==> flow/design.v <==
module datapath(input clk, reset, weCU, buffIRCU, buffAHCU,
                input buffALCU, buffRCU, srcbmuxCU, adrmuxCU,
			       input [1:0] acmuxCU, pcmuxCU,
			       input [2:0] aluopCU,
			       input [7:0] memdata,
			       output [15:0] address,
			       output [7:0] writedata, instrCU,
			       output zeroCU);
wire [7:0]  adrHout, buffIRout, buffAHout, buffALout, srcbmuxout;
wire [7:0]  acout, acmuxout, rout, buffRout, aluout;
wire [15:0] pcout, pcaddout, mdaout, pcmuxout, adrmuxout;
flopr #(8) IR(clk, reset, buffIRout, instrCU);
flopr #(8) adrH(clk, reset, buffAHout, adrHout);
buff buffIR(clk, reset, memdata, buffIRCU, buffIRout);
buff buffadrH(clk, reset, memdata, buffAHCU, buffAHout);
buff buffadrL(clk, reset, memdata, buffALCU, buffALout);
mux3 #(8) acmux(aluout, memdata, rout, acmuxCU, acmuxout);
flopr #(8) AC(clk, reset, acmuxout, acout);
flopr #(8) R(clk, reset, buffRout, rout);
buff buffR(clk, reset, acout, buffRCU, buffRout);
mux2 #(8) srcbmux(rout, 8'b00000001, srcbmuxCU, srcbmuxout);
alu alu(acout, srcbmuxout, aluopCU, aluout, zeroCU);
flopr #(16) PC(clk, reset, pcmuxout, pcout);
mux3 #(16) pcmux(pcout, pcaddout, {adrHout, buffALout}, pcmuxCU, pcmuxout);
adder pcadder(pcout, 16'b000000000000001, pcaddout);
flopr #(16) MDA(clk, reset, {adrHout, buffALout}, mdaout);
mux2 #(16) addressmux(pcout, mdaout, adrmuxCU, adrmuxout);
assign address = adrmuxout;
assign writedata = aluout;
endmodule
module mux2 # (parameter WIDTH = 8)
(input  [WIDTH-1:0] a0, a1,
 input s,
 output [WIDTH-1:0] y);
  assign y = s ? a1 : a0;
endmodule
module mux3 # (parameter WIDTH = 8)
(input  [WIDTH-1:0] a0, a1, a2,
 input  [1:0] s,
 output [WIDTH-1:0] y);
  assign y = s[1] ? a2 : (s[0] ? a1 : a0); 
endmodule
module flopr # (parameter WIDTH = 8)
(input clk, reset,
 input [WIDTH-1:0] d,
 output reg [WIDTH-1:0] q);
 always @ (posedge clk, posedge reset)
   if (reset) q <= 0;
   else q <= d;
endmodule
module buff(input clk, reset, input[7:0] a, input s, output [7:0] y);
  reg [7:0] q;
  assign y = (s == 1) ? a : q;
  always @ (posedge clk, posedge reset)
    if (reset) q <= 0;
    else q <= y;
endmodule
module adder(input [15:0] a, b, output [15:0] y);
assign y = a + b;
endmodule
module alu (a, b, sel, out, zero);
    input [7:0] a,b;
    input [2:0] sel; 
    output reg [7:0] out;
    output reg zero;
    always @ (*) 
    begin 
        case(sel) 
		      3'b000:   
	begin
		out = a; 
		if (out == 0) zero = 1;  
		else zero = 0; 
          end
            3'b001:   
	begin
		out = a+b;  
		if (out == 0)
		 zero = 1;  
		else
		zero = 0;
          end     
            3'b010:   
	begin
		out = a-b;  
		if (out == 0) zero = 1;  
		else zero = 0;
          end 
            3'b011:   
	begin
		out = 0; 
		zero = 1;
          end
			   3'b100:   
	begin
		out = a & b; 
		if (out == 0)
		 zero = 1;  
		else
		zero = 0;
          end
		     3'b101:   
	begin
		out = a | b; 
		if (out == 0) zero = 1;  
		else zero = 0; 
          end
			  3'b110:   
	begin
		out = a ^ b; 
		if (out == 0) zero = 1;  
		else zero = 0; 
          end		 
			  3'b111:   
	begin
		out = ~a; 
		if (out == 0) zero = 1;  
		else zero = 0; 
          end
        endcase
    end
endmodule
module controller(input clk, reset, zflag, 
                  input [7:0] opcode, 
						output buffIR, buffAH, buffAL, buffR, srcbmux, adrmux, we,
			         output [1:0] pcmux, acmux, 
						output [2:0] aluop);
  maindec md(clk, reset, zflag, opcode, buffAL, buffR, buffIR, buffAH, srcbmux, adrmux, we, pcmux, acmux, aluop);
endmodule
module maindec(input clk, reset, zflag, 
               input [7:0] opcode, 
					output buffAL, buffR, buffIR, buffAH, srcbmux, adrmux, we,
			      output [1:0] pcmux, acmux,
					output [2:0] aluop);
  reg [13:0] controls;
  reg [3:0] state, nextstate;
  assign {buffAL, buffAH, buffIR, acmux, buffR, srcbmux, aluop, pcmux, adrmux, we} = controls;
  parameter fetch = 4'b0000;
  parameter decode = 4'b0001;
  parameter getah = 4'b0010;
  parameter getal = 4'b0011;
  parameter loaddata = 4'b0100;
  parameter storedata = 4'b0101;
  parameter jumpinstr = 4'b0110;
  parameter alu = 4'b0111;
  parameter r_to_ac = 4'b1000;
  parameter ac_to_r = 4'b1001;
  parameter ahfetch = 4'b1010;
  parameter pcinc = 4'b1011;
  parameter NOP = 8'h00;
  parameter LDAC = 8'h01;
  parameter STAC = 8'h02;
  parameter MVAC = 8'h03;
  parameter MOVR = 8'h04;
  parameter JUMP = 8'h05;
  parameter JMPZ = 8'h06;
  parameter JPNZ = 8'h07;
  parameter ADD = 8'h08;
  parameter SUB = 8'h09;
  parameter INAC = 8'h0A;
  parameter CLAC = 8'h0B;
  parameter AND = 8'h0C;
  parameter OR = 8'h0D;
  parameter XOR = 8'h0E;
  parameter NOT = 8'h0F;
  always @(posedge clk, posedge reset)
    if (reset)  state <= fetch;
	 else        state <= nextstate;
  always @(*)
  begin  
    case(state)
	   fetch: nextstate <= decode;
		decode: case(opcode)
		          NOP: nextstate <= pcinc;
					 LDAC: nextstate <= ahfetch;
					 STAC: nextstate <= ahfetch;
					 MVAC: nextstate <= ac_to_r;
					 MOVR: nextstate <= r_to_ac;
					 JUMP: nextstate <= ahfetch;
					 JMPZ: nextstate <= ahfetch;
					 JPNZ: nextstate <= ahfetch;
					 default: nextstate <= alu;
				 endcase
		 getah: nextstate <= getal;
		 getal: if (opcode == STAC)      nextstate <= storedata;
		        else if (opcode == LDAC) nextstate <= loaddata;
				  else if ((opcode == JMPZ) & ~zflag) nextstate <= pcinc;
				  else if ((opcode == JPNZ) & zflag)  nextstate <= pcinc;
				  else                     nextstate <= jumpinstr;
		 jumpinstr: nextstate <= fetch;
		 storedata: nextstate <= fetch;
		 loaddata: nextstate <= fetch;
		 ac_to_r: nextstate <= fetch;
		 r_to_ac: nextstate <= fetch;
		 alu: nextstate <= fetch;
		 ahfetch: nextstate <= getah;
		 pcinc: nextstate <= fetch;
		 default: nextstate <= fetch;
	 endcase
  end
  always @(*)
  begin
    case(state)
	   fetch: controls <= 14'b00100000000000;
		decode: controls <= 14'b00000000000000;
		getah: controls <= 14'b01000000000100;
		getal: controls <= 14'b10000000000000;
		storedata: controls <= 14'b00000000000111;
		loaddata: controls <=  14'b00001000000110;
		ac_to_r: controls <= 14'b00000100000100;
		r_to_ac: controls <= 14'b00010000000100;
		jumpinstr: controls <= 14'b00000000001010;
		ahfetch: controls <= 14'b00000000000100;
		pcinc: controls <= 14'b00000000000100;
		alu:
		begin
		  case(opcode)
		    ADD: controls <= 14'b00000000010100;
			 SUB: controls <= 14'b00000000100100;
			 INAC: controls <= 14'b00000010010100;
			 CLAC: controls <= 14'b00000000110100;
			 AND: controls <= 14'b00000001000100;
			 OR: controls <= 14'b00000001010100;
			 XOR: controls <= 14'b00000001100100;
			 NOT: controls <= 14'b00000001110100;
			 default: controls <= 14'b00000000000000;
		  endcase
		end
		default: controls <= 14'b00000000000000;
    endcase
  end
endmodule
module smm(input clk, reset,
           input [7:0] readdata,
           output we, 
			  output [15:0] address,
			  output [7:0] writedata);
wire buffR, buffIR, buffAH, mdamux, buffAL, adrmux, srcbmux;
wire [1:0] pcmux, acmux;
wire [2:0] aluop;
wire [15:0] addr;
wire [7:0] wdata, instr;
wire zero;
datapath dp(clk, reset, we, buffIR, buffAH, buffAL, buffR, srcbmux, adrmux, acmux, pcmux, aluop, readdata, addr, wdata, instr, zero);
controller cu(clk, reset, zero, instr, buffIR, buffAH, buffAL, buffR, srcbmux, adrmux, we, pcmux, acmux, aluop);
assign writedata = wdata;
assign address = addr;
endmodule
* From RTL to reports: smm
What the tools print for smm, step after step.
Lines are those of the file above, counted from 1.
Operators carry their Yosys type and port widths (W data, S select, Z words).
Library cell names are shortened.
The mark -- stands for no value.
- Top module :: smm
- Clock input :: clk
- Standard-cell library :: sky130hd
- Corner :: tt_025C_1v80

* Elaborated design
Yosys after proc, flatten, opt, wreduce and memory -nomap, before mapping. Memory bits, and registers merged into a memory's read port (data or address), are not among the register bits. Print and check cells are not counted. Equal cells are merged and count once.
Yosys's memory passes give these memory sizes; they may raise the number of words (mostly to a power of two), join words into wider ones and drop unused or constant bits.
- Elaborated cells :: 79
- Flip-flop bits (word level) :: 76
- Memory bits (read-only) :: 96
- Memories :: 2
** Memories
- (name not given) :: words 16, bits a word 5, read ports 1, wr ports 0, RTL line 217 : case(opcode)
- (name not given) :: words 8, bits a word 2, read ports 1, wr ports 0, RTL line 173 : decode: case(opcode)
- Muxes and demuxes :: 24
- Eq/ne operators :: 22
- Bitwise gates (word level) :: 7
- Reduce/logical cells :: 13
- Add/subtract/negate cells :: 3
** Operator list (number)
- $pmux W14 S10 :: 1
- $pmux W8 S8 :: 1
- $logic_not A8 Y1 :: 7
- $mux W16 :: 3
- $mux W8 :: 4
- $pmux W4 S5 :: 1
- $mux W4 :: 5
- $add A16 B1 Y16 const B :: 1
- $eq A4 B3 Y1 const B :: 4
- $eq A4 B4 Y1 const B :: 4
- $eq A8 B3 Y1 const B :: 2
- $mux W14 :: 1
- $eq A3 B3 Y1 const B :: 4
- $eq A4 B2 Y1 const B :: 2
- $logic_not A4 Y1 :: 2
- $eq A8 B1 Y1 const B :: 1
- $eq A8 B2 Y1 const B :: 1
- $add A8 B8 Y8 :: 1
- $sub A8 B8 Y8 :: 1
- $and A8 B8 Y8 :: 1
- $or A8 B8 Y8 :: 1
- $xor A8 B8 Y8 :: 1
- $not A8 Y8 :: 1
- $pmux W1 S8 :: 1
- $mux W1 :: 7
- $eq A3 B2 Y1 const B :: 2
- $logic_not A5 Y1 :: 1
- $eq A4 B1 Y1 const B :: 1
Other operator kinds: 6; their cells: 7.

* Logic depth
Yosys ltp: most cells in a row. Word level: on the elaborated netlist, between registers, memories and ports. Mapped: between sequential cells and ports; inverters and the memories' decode and read muxes count.
- Word-level depth :: 14
- ABC_AREA :: 0
- Mapped depth :: 14

* Mapped cells and area
The flow's flattened synthesis, as Yosys stat reports it; memories are mapped. The netlist is that of the ABC_AREA named above (0 if unset); the other value can give another one.
The area totals of this step are shown rounded.
** Cell types
- dfrtp_1 :: number 68, area in all 1.7E+03 um2
- mux2_2 :: number 47, area in all 529.258 um2
- ha_1 :: number 31, area in all 387.872 um2
- o21ai_0 :: number 35, area in all 175.168 um2
- nand2_1 :: number 46, area in all 172.666 um2
- nor2_1 :: number 33, area in all 123.869 um2
- inv_1 :: number 31, area in all 116.362 um2
- mux2i_1 :: number 11, area in all 110.106 um2
- a21oi_1 :: number 19, area in all 95.091 um2
- nor3_1 :: number 18, area in all 90.086 um2
- xnor2_1 :: number 10, area in all 87.584 um2
- nand4_1 :: number 13, area in all 81.328 um2
- a221o_1 :: number 7, area in all 70.067 um2
- clkbuf_1 :: number 18, area in all 67.565 um2
- nor3b_1 :: number 8, area in all 60.058 um2
- nor4_1 :: number 8, area in all 50.048 um2
- nand3_1 :: number 9, area in all 45.043 um2
- nand2b_1 :: number 7, area in all 43.792 um2
Other cell types: 45; their cells: 104.
- Cell count :: 523
- Mapped area :: 4830 um2
- Sequential part of the area :: 1700 um2
- Buffer cells :: 21
- Flip-flop cells :: 68
The figures by module come from a second, unflattened synthesis with its own total; it is not the netlist above.
- Cell total of the unflattened synthesis :: 610
- Area total of the unflattened synthesis :: 6570 um2
Each row is one instance without its submodules.
** Modules
- alu :: area 1500 um2, instances 1, seq. area 0.0 um2, cells 197
- buff :: area 335 um2, instances 4, seq. area 200 um2, cells 18
- flopr #(WIDTH=8) :: area 204 um2, instances 4, seq. area 200 um2, cells 9
- flopr #(WIDTH=16) :: area 404 um2, instances 2, seq. area 400 um2, cells 17
- adder :: area 724 um2, instances 1, seq. area 0.0 um2, cells 98
- maindec :: area 477 um2, instances 1, seq. area 100 um2, cells 65
- mux3 #(WIDTH=16) :: area 345 um2, instances 1, seq. area 0.0 um2, cells 53
- mux2 #(WIDTH=16) :: area 249 um2, instances 1, seq. area 0.0 um2, cells 18
- mux3 #(WIDTH=8) :: area 173 um2, instances 1, seq. area 0.0 um2, cells 26
- mux2 #(WIDTH=8) :: area 131 um2, instances 1, seq. area 0.0 um2, cells 9
- datapath :: area 7.5 um2, instances 1, seq. area 0.0 um2, cells 2
- controller :: area 0.0 um2, instances 1, seq. area 0.0 um2, cells 0
- smm :: area 0.0 um2, instances 1, seq. area 0.0 um2, cells 0

* Worst setup path after synthesis
OpenSTA on the mapped netlist: ideal clock, no wires. The path of least setup slack (recovery checks aside). Input and output delay are each 20% of the period. Register names are those of the netlist, which keeps one name where synthesis merged equal registers.
- Path type :: register to output
- Start point :: reg (name not given)
- End point :: out writedata[6]
- Period :: 5.0 ns
- Arrival time :: 3.339 ns
- Setup slack :: 0.661 ns
- External output delay :: 1.000 ns
- Stages :: 13
- Delay of the path :: 3.339 ns
- Buffers on the path :: 0
- Period reached after synthesis :: 4.339 ns
"delay of the path" is the arrival time less input delay plus setup time.
A path that ends at an output port has no setup time.
"stages" counts driving pins, that of a launching flip-flop among them; a cell with two outputs on the path counts twice.
"period reached after synthesis" = period - worst setup slack (recovery checks aside). The figure is calculated, with input and output delays left at 20% of the set period.
The rows between start and end are the longest chain of elaborated cells between them; the timing report does not say that the signal goes this way. Where chains are equally long, one stands for them.
Each line given opens the expression or statement behind the cell; cells for indexed reads and writes are added by Yosys, which also makes memories of some case tables.
- Path through :: dfrtp_1 or4_4 nor3_4 nand3b_1 nand2_1 inv_1 fa_1 a211oi_1 o21bai_1 a21oi_1 xnor2_1 o211ai_1 a21boi_0
- Length of the longest elaborated chain :: 6
- Elaborated cells between the ends (all ways) :: 18
- RTL lines with such cells :: 9
- Those cells by class :: add/sub: 2; eq/ne: 7; mux: 4; logic: 3; reduce/logical: 2
** Ends and longest elaborated chain, post-synthesis
- $logic_not A4 Y1 :: RTL line 217 : case(opcode)
- $mux W14 :: RTL line 217
- $pmux W14 S10 :: RTL line 203 : case(state)
- $mux W8 :: RTL line 35 : assign y = s ? a1 : a0;
- $sub A8 B8 Y8 :: RTL line 85 : out = a-b;
- $pmux W8 S8 :: RTL line 68 : case(sel)
- end: declaration :: RTL line 237 : output [7:0] writedata);

* Path in the finished layout
From the final timing report of flow run 3: the path of least setup slack in the routed layout; clock arrival at registers is part of the times.
- Path type :: register to output
- Start point :: reg (name not given)
- End point :: out writedata[7]
- Period :: 4.93 ns
- Buffers on the path :: 4
- External output delay :: 0.99 ns
- Stages :: 17
- Arrival time :: 3.54 ns
- Setup slack :: 0.41 ns
The rows between start and end are the longest chain of elaborated cells between them; the timing report does not say that the signal goes this way. Where chains are equally long, one stands for them.
- Path through :: dfrtp_1 or4_4 nor3_4 nand3b_1 buf_6 nand2_4 ha_4 buf_6 inv_4 a21oi_1 o31ai_2 or3_4 a21oi_2 o32ai_2 buf_4 inv_2 buf_6
- Length of the longest elaborated chain :: 6
- Elaborated cells between the ends (all ways) :: 18
- RTL lines with such cells :: 9
- Those cells by class :: add/sub: 2; eq/ne: 7; mux: 4; logic: 3; reduce/logical: 2
** Ends and longest elaborated chain, after layout
- $logic_not A4 Y1 :: RTL line 217 : case(opcode)
- $mux W14 :: RTL line 217
- $pmux W14 S10 :: RTL line 203 : case(state)
- $mux W8 :: RTL line 35 : assign y = s ? a1 : a0;
- $sub A8 B8 Y8 :: RTL line 85 : out = a-b;
- $pmux W8 S8 :: RTL line 68 : case(sel)
- end: declaration :: RTL line 237 : output [7:0] writedata);

Design smm on sky130hd. What follows are 5 stored runs of the flow, each under its own settings; their order means nothing. The constraints put input and output delay at 20% of the set period each and load the outputs with 0.01 pF.
By "clock period achieved" is meant the clock period of the run minus its worst setup slack. This is arithmetic on one report: input and output delays are still those of the set period (20% each).
"time on the worst setup path" is the time allowed to the run's worst setup path (the clock period less input and output delay, where it has them) less its slack. Clock arrival times count: a late capture clock shortens it, a late launch clock lengthens it.
"overall power": no workload was simulated; the value follows from the tool's default switching activity.
The results are shown rounded.

** Flow run 1
- Settings :: CELL_PAD_IN_SITES_DETAIL_PLACEMENT=2; CELL_PAD_IN_SITES_GLOBAL_PLACEMENT=3; CORE_UTILIZATION=56; CTS_CLUSTER_DIAMETER=160; MAX_ROUTING_LAYER=met4; MIN_ROUTING_LAYER=met2; PLACE_DENSITY_LB_ADDON=0.28; SLEW_MARGIN=15; period_ns=5.0; CAP_MARGIN=20; CORE_MARGIN=2
- Outcome :: did not finish, placement stopped with FLW-0024

** Flow run 2
- Settings :: ABC_AREA=1; CELL_PAD_IN_SITES_DETAIL_PLACEMENT=2; CELL_PAD_IN_SITES_GLOBAL_PLACEMENT=2; CORE_MARGIN=6; CORE_UTILIZATION=45; CTS_CLUSTER_DIAMETER=61; CTS_CLUSTER_SIZE=47; MAX_ROUTING_LAYER=met5; PLACE_DENSITY_LB_ADDON=0.23; SETUP_SLACK_MARGIN=0.35; SLEW_MARGIN=0; period_ns=3.81; CAP_MARGIN=20
- Outcome :: did not finish, placement stopped with DPL-0033

** Flow run 3
- Settings :: CORE_UTILIZATION=40; PLACE_DENSITY=0.6; SETUP_SLACK_MARGIN=0.67; period_ns=4.93; CAP_MARGIN=20; CORE_MARGIN=2; SLEW_MARGIN=20
- Standard-cell area after layout :: 6270 um2
- Worst setup slack after layout :: 0.407 ns
- Chip area after synthesis (Yosys) :: 4830 um2
- Die outline area :: 13000 um2
- Overall power :: 4790 uW
- Utilization after layout :: 0.527
- Final setup TNS :: 0.000 ns
- Clock period achieved :: 4.523 ns
- Time on the worst setup path :: 3.54 ns
- Type of the worst setup path :: register to output
- Post-route worst hold slack :: 0.399 ns

** Flow run 4
- Settings :: CORE_UTILIZATION=40; PLACE_DENSITY=0.6; period_ns=5.0; CAP_MARGIN=20; CORE_MARGIN=2; SLEW_MARGIN=20
- Standard-cell area after layout :: 5900 um2
- Worst setup slack after layout :: 0.109 ns
- Chip area after synthesis (Yosys) :: 4830 um2
- Die outline area :: 13000 um2
- Overall power :: 4330 uW
- Utilization after layout :: 0.495
- Final setup TNS :: 0.000 ns
- Clock period achieved :: 4.891 ns
- Time on the worst setup path :: 3.89 ns
- Type of the worst setup path :: register to output
- Post-route worst hold slack :: 0.396 ns

** Flow run 5
- Settings :: CORE_UTILIZATION=46; CTS_CLUSTER_DIAMETER=118; CTS_CLUSTER_SIZE=24; GPL_TIMING_DRIVEN=0; MIN_ROUTING_LAYER=met2; PLACE_DENSITY_LB_ADDON=0.03; SETUP_SLACK_MARGIN=1.07; period_ns=4.85; CAP_MARGIN=20; CORE_MARGIN=2; SLEW_MARGIN=20
- Standard-cell area after layout :: 6730 um2
- Worst setup slack after layout :: 0.208 ns
- Chip area after synthesis (Yosys) :: 4830 um2
- Die outline area :: 11300 um2
- Overall power :: 5320 uW
- Utilization after layout :: 0.655
- Final setup TNS :: 0.000 ns
- Clock period achieved :: 4.642 ns
- Time on the worst setup path :: 3.67 ns
- Type of the worst setup path :: register to output
- Post-route worst hold slack :: 0.406 ns
